==> flow/design.v <==
`default_nettype none
module toHex(
    input wire clk,
    input wire rst,
    input wire [3:0] value,
    output reg [7:0] hexChar
);
    always @(posedge clk) begin
        if (rst)
            hexChar <= "0";
        else
            hexChar <= (value <= 4'd9) ? 8'd48 + value : 8'd55 + value;
    end
endmodule
module flashNavigator
#(
  parameter STARTUP_WAIT = 32'd1000
)
(
    input wire clk,
    input wire rst,
    output reg flashClk,
    input wire flashMiso,
    output reg flashMosi,
    output reg flashCs,
    input wire [5:0] charAddress,
    output reg [7:0] charOutput,
    input wire btn1,
    input wire btn2
);
reg [23:0] readAddress;
localparam [7:0] command = 8'h03;
reg [7:0] currentByteOut;
reg [7:0] currentByteNum;
reg [255:0] dataIn;
reg [255:0] dataInBuffer;
localparam STATE_INIT_POWER = 8'd0;
localparam STATE_LOAD_CMD_TO_SEND = 8'd1;
localparam STATE_SEND = 8'd2;
localparam STATE_LOAD_ADDRESS_TO_SEND = 8'd3;
localparam STATE_READ_DATA = 8'd4;
localparam STATE_DONE = 8'd5;
reg [23:0] dataToSend;
reg [8:0] bitsToSend;
reg [32:0] counter;
reg [2:0] state;
reg [2:0] returnState;
reg dataReady;
always @(posedge clk) begin
if (rst) begin
  flashClk <= 0;
  flashMosi <= 0;
  flashCs <= 1;
  readAddress <= 0;
  currentByteOut <= 0;
  currentByteNum <= 0;
  dataIn <= 0;
  dataInBuffer <= 0;
  dataToSend <= 0;
  bitsToSend <= 0;
  counter <= 0;
  state <= 0;
  returnState <= 0;
  dataReady <= 0;
end
else
case (state)
  STATE_INIT_POWER: begin
    if (counter > STARTUP_WAIT && btn1 == 1 && btn2 == 1) begin
      state <= STATE_LOAD_CMD_TO_SEND;
      counter <= 32'b0;
      dataReady <= 0;
      currentByteNum <= 0;
      currentByteOut <= 0;
    end
    else
      counter <= counter + 1;
  end
  STATE_LOAD_CMD_TO_SEND: begin
      flashCs <= 0;
      dataToSend[23-:8] <= command;
      bitsToSend <= 8;
      state <= STATE_SEND;
      returnState <= STATE_LOAD_ADDRESS_TO_SEND;
  end
  STATE_SEND: begin
    if (counter == 32'd0) begin
      flashClk <= 0;
      flashMosi <= dataToSend[23];
      dataToSend <= {dataToSend[22:0],1'b0};
      bitsToSend <= bitsToSend - 1;
      counter <= 1;
    end
    else begin
      counter <= 32'd0;
      flashClk <= 1;
      if (bitsToSend == 0)
        state <= returnState;
    end
  end
  STATE_LOAD_ADDRESS_TO_SEND: begin
    dataToSend <= readAddress;
    bitsToSend <= 24;
    state <= STATE_SEND;
    returnState <= STATE_READ_DATA;
    currentByteNum <= 0;
  end
  STATE_READ_DATA: begin
    if (counter[0] == 1'd0) begin
      flashClk <= 0;
      counter <= counter + 1;
      if (counter[3:0] == 0 && counter > 0) begin
        dataIn[(currentByteNum << 3)+:8] <= currentByteOut;
        currentByteNum <= currentByteNum + 1;
        if (currentByteNum == 31)
          state <= STATE_DONE;
      end
    end
    else begin
      flashClk <= 1;
      currentByteOut <= {currentByteOut[6:0], flashMiso};
      counter <= counter + 1;
    end
  end
  STATE_DONE: begin
    dataReady <= 1;
    flashCs <= 1;
    dataInBuffer <= dataIn;
    counter <= STARTUP_WAIT;
    if (btn1 == 0) begin 
      readAddress <= readAddress + 24;
      state <= STATE_INIT_POWER;
    end
    else if (btn2 == 0) begin 
      readAddress <= readAddress - 24;
      state <= STATE_INIT_POWER;
    end
  end
  default: ;
endcase
end
wire [7:0] byteDisplayNumber;
wire lowerBit;
wire [7:0] hexCharOutput;
wire [3:0] currentHexVal;
reg [7:0] chosenByte;
wire [7:0] hexChar;
reg [3:0] addrNibble;
always @(*) begin
  case (4'd13 - charAddress[3:0])
    4'd0: addrNibble = readAddress[3:0];
    4'd1: addrNibble = readAddress[7:4];
    4'd2: addrNibble = readAddress[11:8];
    4'd3: addrNibble = readAddress[15:12];
    4'd4: addrNibble = readAddress[19:16];
    4'd5: addrNibble = readAddress[23:20];
    default: addrNibble = 4'd0;
  endcase
end
toHex hexConv(
clk,
rst,
addrNibble,
hexChar
);
always @(posedge clk) begin
if (rst) begin
  chosenByte <= 0;
  charOutput <= 0;
end
else begin
chosenByte <= dataInBuffer[(byteDisplayNumber << 3)+:8];
if (charAddress[5:4] == 2'b11) begin
  case (charAddress[3:0])
    0: charOutput <= "A";
    1: charOutput <= "d";
    2: charOutput <= "d";
    3: charOutput <= "r";
    4: charOutput <= ":";
    6: charOutput <= "0";
    7: charOutput <= "x";
    8,9,10,11,12,13: charOutput <= hexChar;
    15: charOutput <= dataReady ? " " : "L";
    default: charOutput <= " ";
  endcase
end
else
  charOutput <= hexCharOutput;
end
end
assign byteDisplayNumber = {3'b000, charAddress[5:1]};
assign lowerBit = charAddress[0];
assign currentHexVal = lowerBit ? chosenByte[3:0] : chosenByte[7:4];
toHex hexConvert(
clk,
rst,
currentHexVal,
hexCharOutput
);
endmodule
-- Step by step through the tools: flashNavigator
What the tools print for flashNavigator, step after step.
Line numbers count from 1 in the design file above.
Cell names lack the library's common part.
Not given: -
- top: flashNavigator
- clock port: clk
- library: sky130hd
- corner: tt_025C_1v80

-- After elaboration
Yosys after proc, flatten, opt, wreduce and memory -nomap, before mapping. Memory bits, and registers merged into a memory's read port (data or address), are not among the register bits. Print and check cells are not counted.
- add/subtract/negate cells: 11
- order comparisons: 4
- equality and inequality tests: 35
- noted shifts and indexed selects: 3
- mux-type cells at 40
- noted bitwise gates (word level): 4
- reduce/logical cells at 31
- operators by type and width (cell ; number):
    AND 256 bit ; 1
    bitwise OR 256 bit ; 1
    variable part select 256 x 9 -> 8 bit ; 1
    inverter 256 bit ; 1
    variable shift 8 x 33 -> 256 bit ; 1
    variable shift 8 x 33 -> 256 bit with constant A ; 1
    case mux 33 bit (select 4 bit) ; 1
    case mux 8 bit (select 8 bit) ; 1
    2-to-1 mux 8 bit ; 8
    case mux 8 bit (select 3 bit) ; 2
    2-to-1 mux 24 bit ; 2
    adder 33 x 1 -> 33 bit with constant B ; 1
    > comparator 33 x 1 -> 1 bit with constant B ; 1
    > comparator 33 x 10 -> 1 bit with constant B ; 1
    zero test 33 bit ; 1
    negation 8 -> 33 bit ; 1
    2-to-1 mux 33 bit ; 1
    case mux 16 bit (select 2 bit) ; 1
    == test 4 bit with constant B ; 7
    adder 6 x 4 -> 7 bit with constant A ; 4
    case mux 9 bit (select 3 bit) ; 1
    adder 24 x 5 -> 24 bit with constant B ; 1
    subtractor 24 x 5 -> 24 bit with constant B ; 1
    case mux 4 bit (select 6 bit) ; 1
    2-to-1 mux 3 bit ; 8
    == test 4 x 3 -> 1 bit with constant B ; 5
    inequality test 2 bit with constant B ; 9
    == test 4 x 2 -> 1 bit with constant B ; 4
Not listed: further kinds 35, cells in them 60.
- register bits after elaboration: 660
- bits of input ports at 11
- output and inout bits: 11
- cells after elaboration: 147

-- Depth
Depth = most cells in a row (Yosys ltp): at word level without a register or memory, in the mapped netlist without a sequential cell, where the memories' decode and read muxes count.
- noted word-level depth: 5
- ABC_AREA: 0
- noted gate-level depth with buffers: 15
- noted mapped depth without buffers: 12

-- After synthesis
Yosys stat after the flow's synthesis: flattened, memories mapped to cells. It holds for the ABC_AREA given above (unset counts as 0); a run with the other value may have another netlist.
The area totals of this step are shown rounded.
- cell count: 3168
- chip area (Yosys): 0.027 mm^2
- area of sequential cells at 0.013 mm^2
- flip-flops: 650
- buffers at 238
- cells by type (cell type ; number ; total area (um^2)):
    dfxtp_1 ; 650 ; 1.3E+04
    nand2_1 ; 754 ; 2.83E+03
    a21oi_1 ; 453 ; 2.27E+03
    mux4_2 ; 79 ; 1.78E+03
    mux2i_1 ; 154 ; 1.54E+03
    nor2_1 ; 300 ; 1126.08
    clkbuf_1 ; 205 ; 769.488
    o21ai_0 ; 152 ; 760.73
    ha_1 ; 31 ; 387.872
    nand3_1 ; 59 ; 295.283
    xnor2_1 ; 30 ; 262.752
    xor2_1 ; 20 ; 175.168
    a311oi_1 ; 16 ; 140.134
    nor3_1 ; 26 ; 130.125
    a211oi_1 ; 16 ; 120.115
    buf_1 ; 30 ; 112.608
    inv_1 ; 26 ; 97.594
    a221oi_1 ; 10 ; 87.584
Not listed: further types 46, cells in them 157.
The figures by module come from a second, unflattened synthesis with its own total; it is not the netlist above.
- noted cells (unflattened synthesis): 3099
- noted area (unflattened synthesis): 0.028 mm^2
Rows give one instance, submodules left out.
- modules (module ; instances ; cells ; area (mm^2) ; sequential area (mm^2)):
    flashNavigator ; 1 ; 3039 ; 0.027 ; 0.013
    toHex ; 2 ; 30 ; 0.00031 ; 0.00014

-- Path before layout
Path of least setup slack by OpenSTA after synthesis, without wires, with an ideal clock, recovery checks aside; 20% of the period is set as input and as output delay. Where synthesis merged equal registers, the netlist keeps one of their names.
- path type: input to register
- from: input port charAddress[1]
- to: register hexConv.hexChar[5]
- period at 10.0 ns
- external input delay at 2.000 ns
- library setup time at 0.117 ns
- time at the first pin: 2.000 ns
- noted data arrival time: 5.688 ns
- noted data required time: 9.883 ns
- path slack: 4.195 ns
- noted path delay: 3.805 ns
- stages: 15
- path buffers at 3
- synthesis period reached: 5.805 ns
"path delay" = arrival - input delay + setup time.
"stages": output pins that drive a net of the path, with the launching flip-flop's if there is one; two outputs of one cell count as two.
"synthesis period reached" = period - worst setup slack (recovery checks aside). The figure is calculated, with input and output delays left at 20% of the set period.
Between the ends stands the longest chain of elaborated cells between them, by number of cells; it is not shown to be the way that was timed. Of several equally long chains one is given.
A line is the first line of the expression or statement that the cell stems from. Yosys adds cells for indexed reads and writes and turns some case tables into memories.
- path through: buf_1 -> clkbuf_1 -> buf_1 -> inv_1 -> ha_1 -> nor3b_1 -> a22oi_1 -> nand2_1 -> a221oi_1 -> inv_1 -> ha_1 -> or2_2 -> a21oi_1 -> nand2b_1 -> nand2b_1
- cells in the longest elaborated chain at 5
- elaborated cells between the ends (all ways): 12
- source lines of those cells at 2
- classes of those cells: add/sub (3); compare (1); eq/ne (5); mux (2); reduce/logical (1)
- ends and longest elaborated chain, post-synthesis (element ; RTL line ; source):
    from (decl) ; 26 ; input wire [5:0] charAddress,
    subtractor 4 bit ; 150 ; case (4'd13 - charAddress[3:0])
    == test 4 x 3 -> 1 bit ; 150 ;
    case mux 4 bit (select 6 bit) ; 150 ;
    adder 6 x 4 -> 7 bit ; 12 ; hexChar <= (value <= 4'd9) ? 8'd48 + value : 8'd55 + value;
    2-to-1 mux 8 bit ; 12 ;
    to (assign) ; 10 ; hexChar <= "0";
    to (assign) ; 12 ;
    to (decl) ; 6 ; output reg [7:0] hexChar

-- Worst path after layout
From the final timing report of record 1: the path of least setup slack in the routed layout; clock arrival at registers is part of the times.
- path type: register to register
- from: register currentByteNum[1]
- to: register dataIn[99]
- period at 3.63 ns
- library setup time at 0.07 ns
- time at the first pin: 0.60 ns
- noted data arrival time: 3.70 ns
- noted data required time: 4.16 ns
- path slack: 0.47 ns
- stages: 12
- path buffers at 1
Between the ends stands the longest chain of elaborated cells between them, by number of cells; it is not shown to be the way that was timed. Of several equally long chains one is given.
A register here has more assigning lines than the two given.
Lines with a computed index may be missing from the assigning lines.
- path through: dfxtp_1 -> inv_1 -> ha_1 -> nor2b_1 -> nor2b_1 -> ha_1 -> nor4_2 -> buf_4 -> nand2_1 -> nor2_1 -> nand2_1 -> a21oi_1
- cells in the longest elaborated chain at 5
- elaborated cells between the ends (all ways): 6
- source lines of those cells at 1
- classes of those cells: add/sub (1); shift (2); logic (3)
- ends and longest elaborated chain, post-layout (element ; RTL line ; source):
    from (decl) ; 34 ; reg [7:0] currentByteNum;
    from (assign) ; 56 ; currentByteNum <= 0;
    from (assign) ; 114 ; currentByteNum <= currentByteNum + 1;
    negation 8 -> 33 bit ; 113 ; dataIn[(currentByteNum << 3)+:8] <= currentByteOut;
    variable shift 8 x 33 -> 256 bit ; 113 ;
    inverter 256 bit ; 113 ;
    AND 256 bit ; 113 ;
    bitwise OR 256 bit ; 113 ;
    to (assign) ; 57 ; dataIn <= 0;
    to (decl) ; 35 ; reg [255:0] dataIn;

# Flow runs of flashNavigator

2 stored runs of flashNavigator in the flow (synthesis by Yosys, layout by OpenROAD, sky130hd cells), in arbitrary order. Constraints: input delay and output delay 20% of the set period each, output load 0.01 pF.
"achieved period" = clock period - worst setup slack. The figure is calculated, with input and output delays left at 20% of the set period.
By "power" is meant OpenSTA's value without simulated activity: inputs other than the clock are taken to toggle once in ten clock periods, and the tool carries that through the logic.
Results are given in rounded form.

Record 1

==> flow/run.sh <==
#!/bin/bash
# the make line also repeats the synthesis and layout settings of config.mk as NAME=value (left out here)
make -C /OpenROAD-flow-scripts/flow DESIGN_CONFIG=/design/flow/config.mk WORK_HOME=/design/flow/orfs CLKGATE_MAP_FILE= finish
==> flow/config.mk <==
export PLATFORM = sky130hd
export DESIGN_NAME = flashNavigator
export DESIGN_NICKNAME = flashNavigator
export VERILOG_FILES = /design/flow/design.v
export SDC_FILE = /design/flow/constraint.sdc
export NUM_CORES = 4
export LEC_CHECK = 0
export CAP_MARGIN = 20
export CORE_MARGIN = 2
export CORE_UTILIZATION = 40
export PLACE_DENSITY = 0.6
export SLEW_MARGIN = 20
==> flow/constraint.sdc <==
create_clock -name core_clock -period 3.63 [get_ports {clk}]
set_input_delay 0.7260 -clock core_clock [delete_from_list [all_inputs] [get_ports {clk}]]
set_output_delay 0.7260 -clock core_clock [all_outputs]
set_load 0.01 [all_outputs]

Measured in record 1:
- worst setup slack after layout: 0.47 ns
- noted the full die area: 0.07 mm^2
- worst hold slack in the final report: 0.44 ns
- noted the post-synthesis cell area: 0.027 mm^2
- noted the standard-cell area after routing: 0.031 mm^2
- achieved period at 3.164 ns
- power at 15000 uW

Record 2

==> flow/run.sh <==
#!/bin/bash
# the make line also repeats the synthesis and layout settings of config.mk as NAME=value (left out here)
make -C /OpenROAD-flow-scripts/flow DESIGN_CONFIG=/design/flow/config.mk WORK_HOME=/design/flow/orfs CLKGATE_MAP_FILE= finish
==> flow/config.mk <==
export PLATFORM = sky130hd
export DESIGN_NAME = flashNavigator
export DESIGN_NICKNAME = flashNavigator
export VERILOG_FILES = /design/flow/design.v
export SDC_FILE = /design/flow/constraint.sdc
export NUM_CORES = 4
export LEC_CHECK = 0
export CAP_MARGIN = 20
export CORE_MARGIN = 2
export CORE_UTILIZATION = 53
export CTS_CLUSTER_SIZE = 56
export GPL_TIMING_DRIVEN = 1
export MAX_ROUTING_LAYER = met5
export PLACE_DENSITY_LB_ADDON = 0.01
export SETUP_SLACK_MARGIN = 0.5
export SLEW_MARGIN = 0
export TNS_END_PERCENT = 100
==> flow/constraint.sdc <==
create_clock -name core_clock -period 8.65 [get_ports {clk}]
set_input_delay 1.7300 -clock core_clock [delete_from_list [all_inputs] [get_ports {clk}]]
set_output_delay 1.7300 -clock core_clock [all_outputs]
set_load 0.01 [all_outputs]

Measured in record 2:
- worst setup slack after layout: 4.1 ns
- noted the full die area: 0.053 mm^2
- worst hold slack in the final report: 0.44 ns
- noted the post-synthesis cell area: 0.027 mm^2
- noted the standard-cell area after routing: 0.03 mm^2
- achieved period at 4.561 ns
- power at 6200 uW
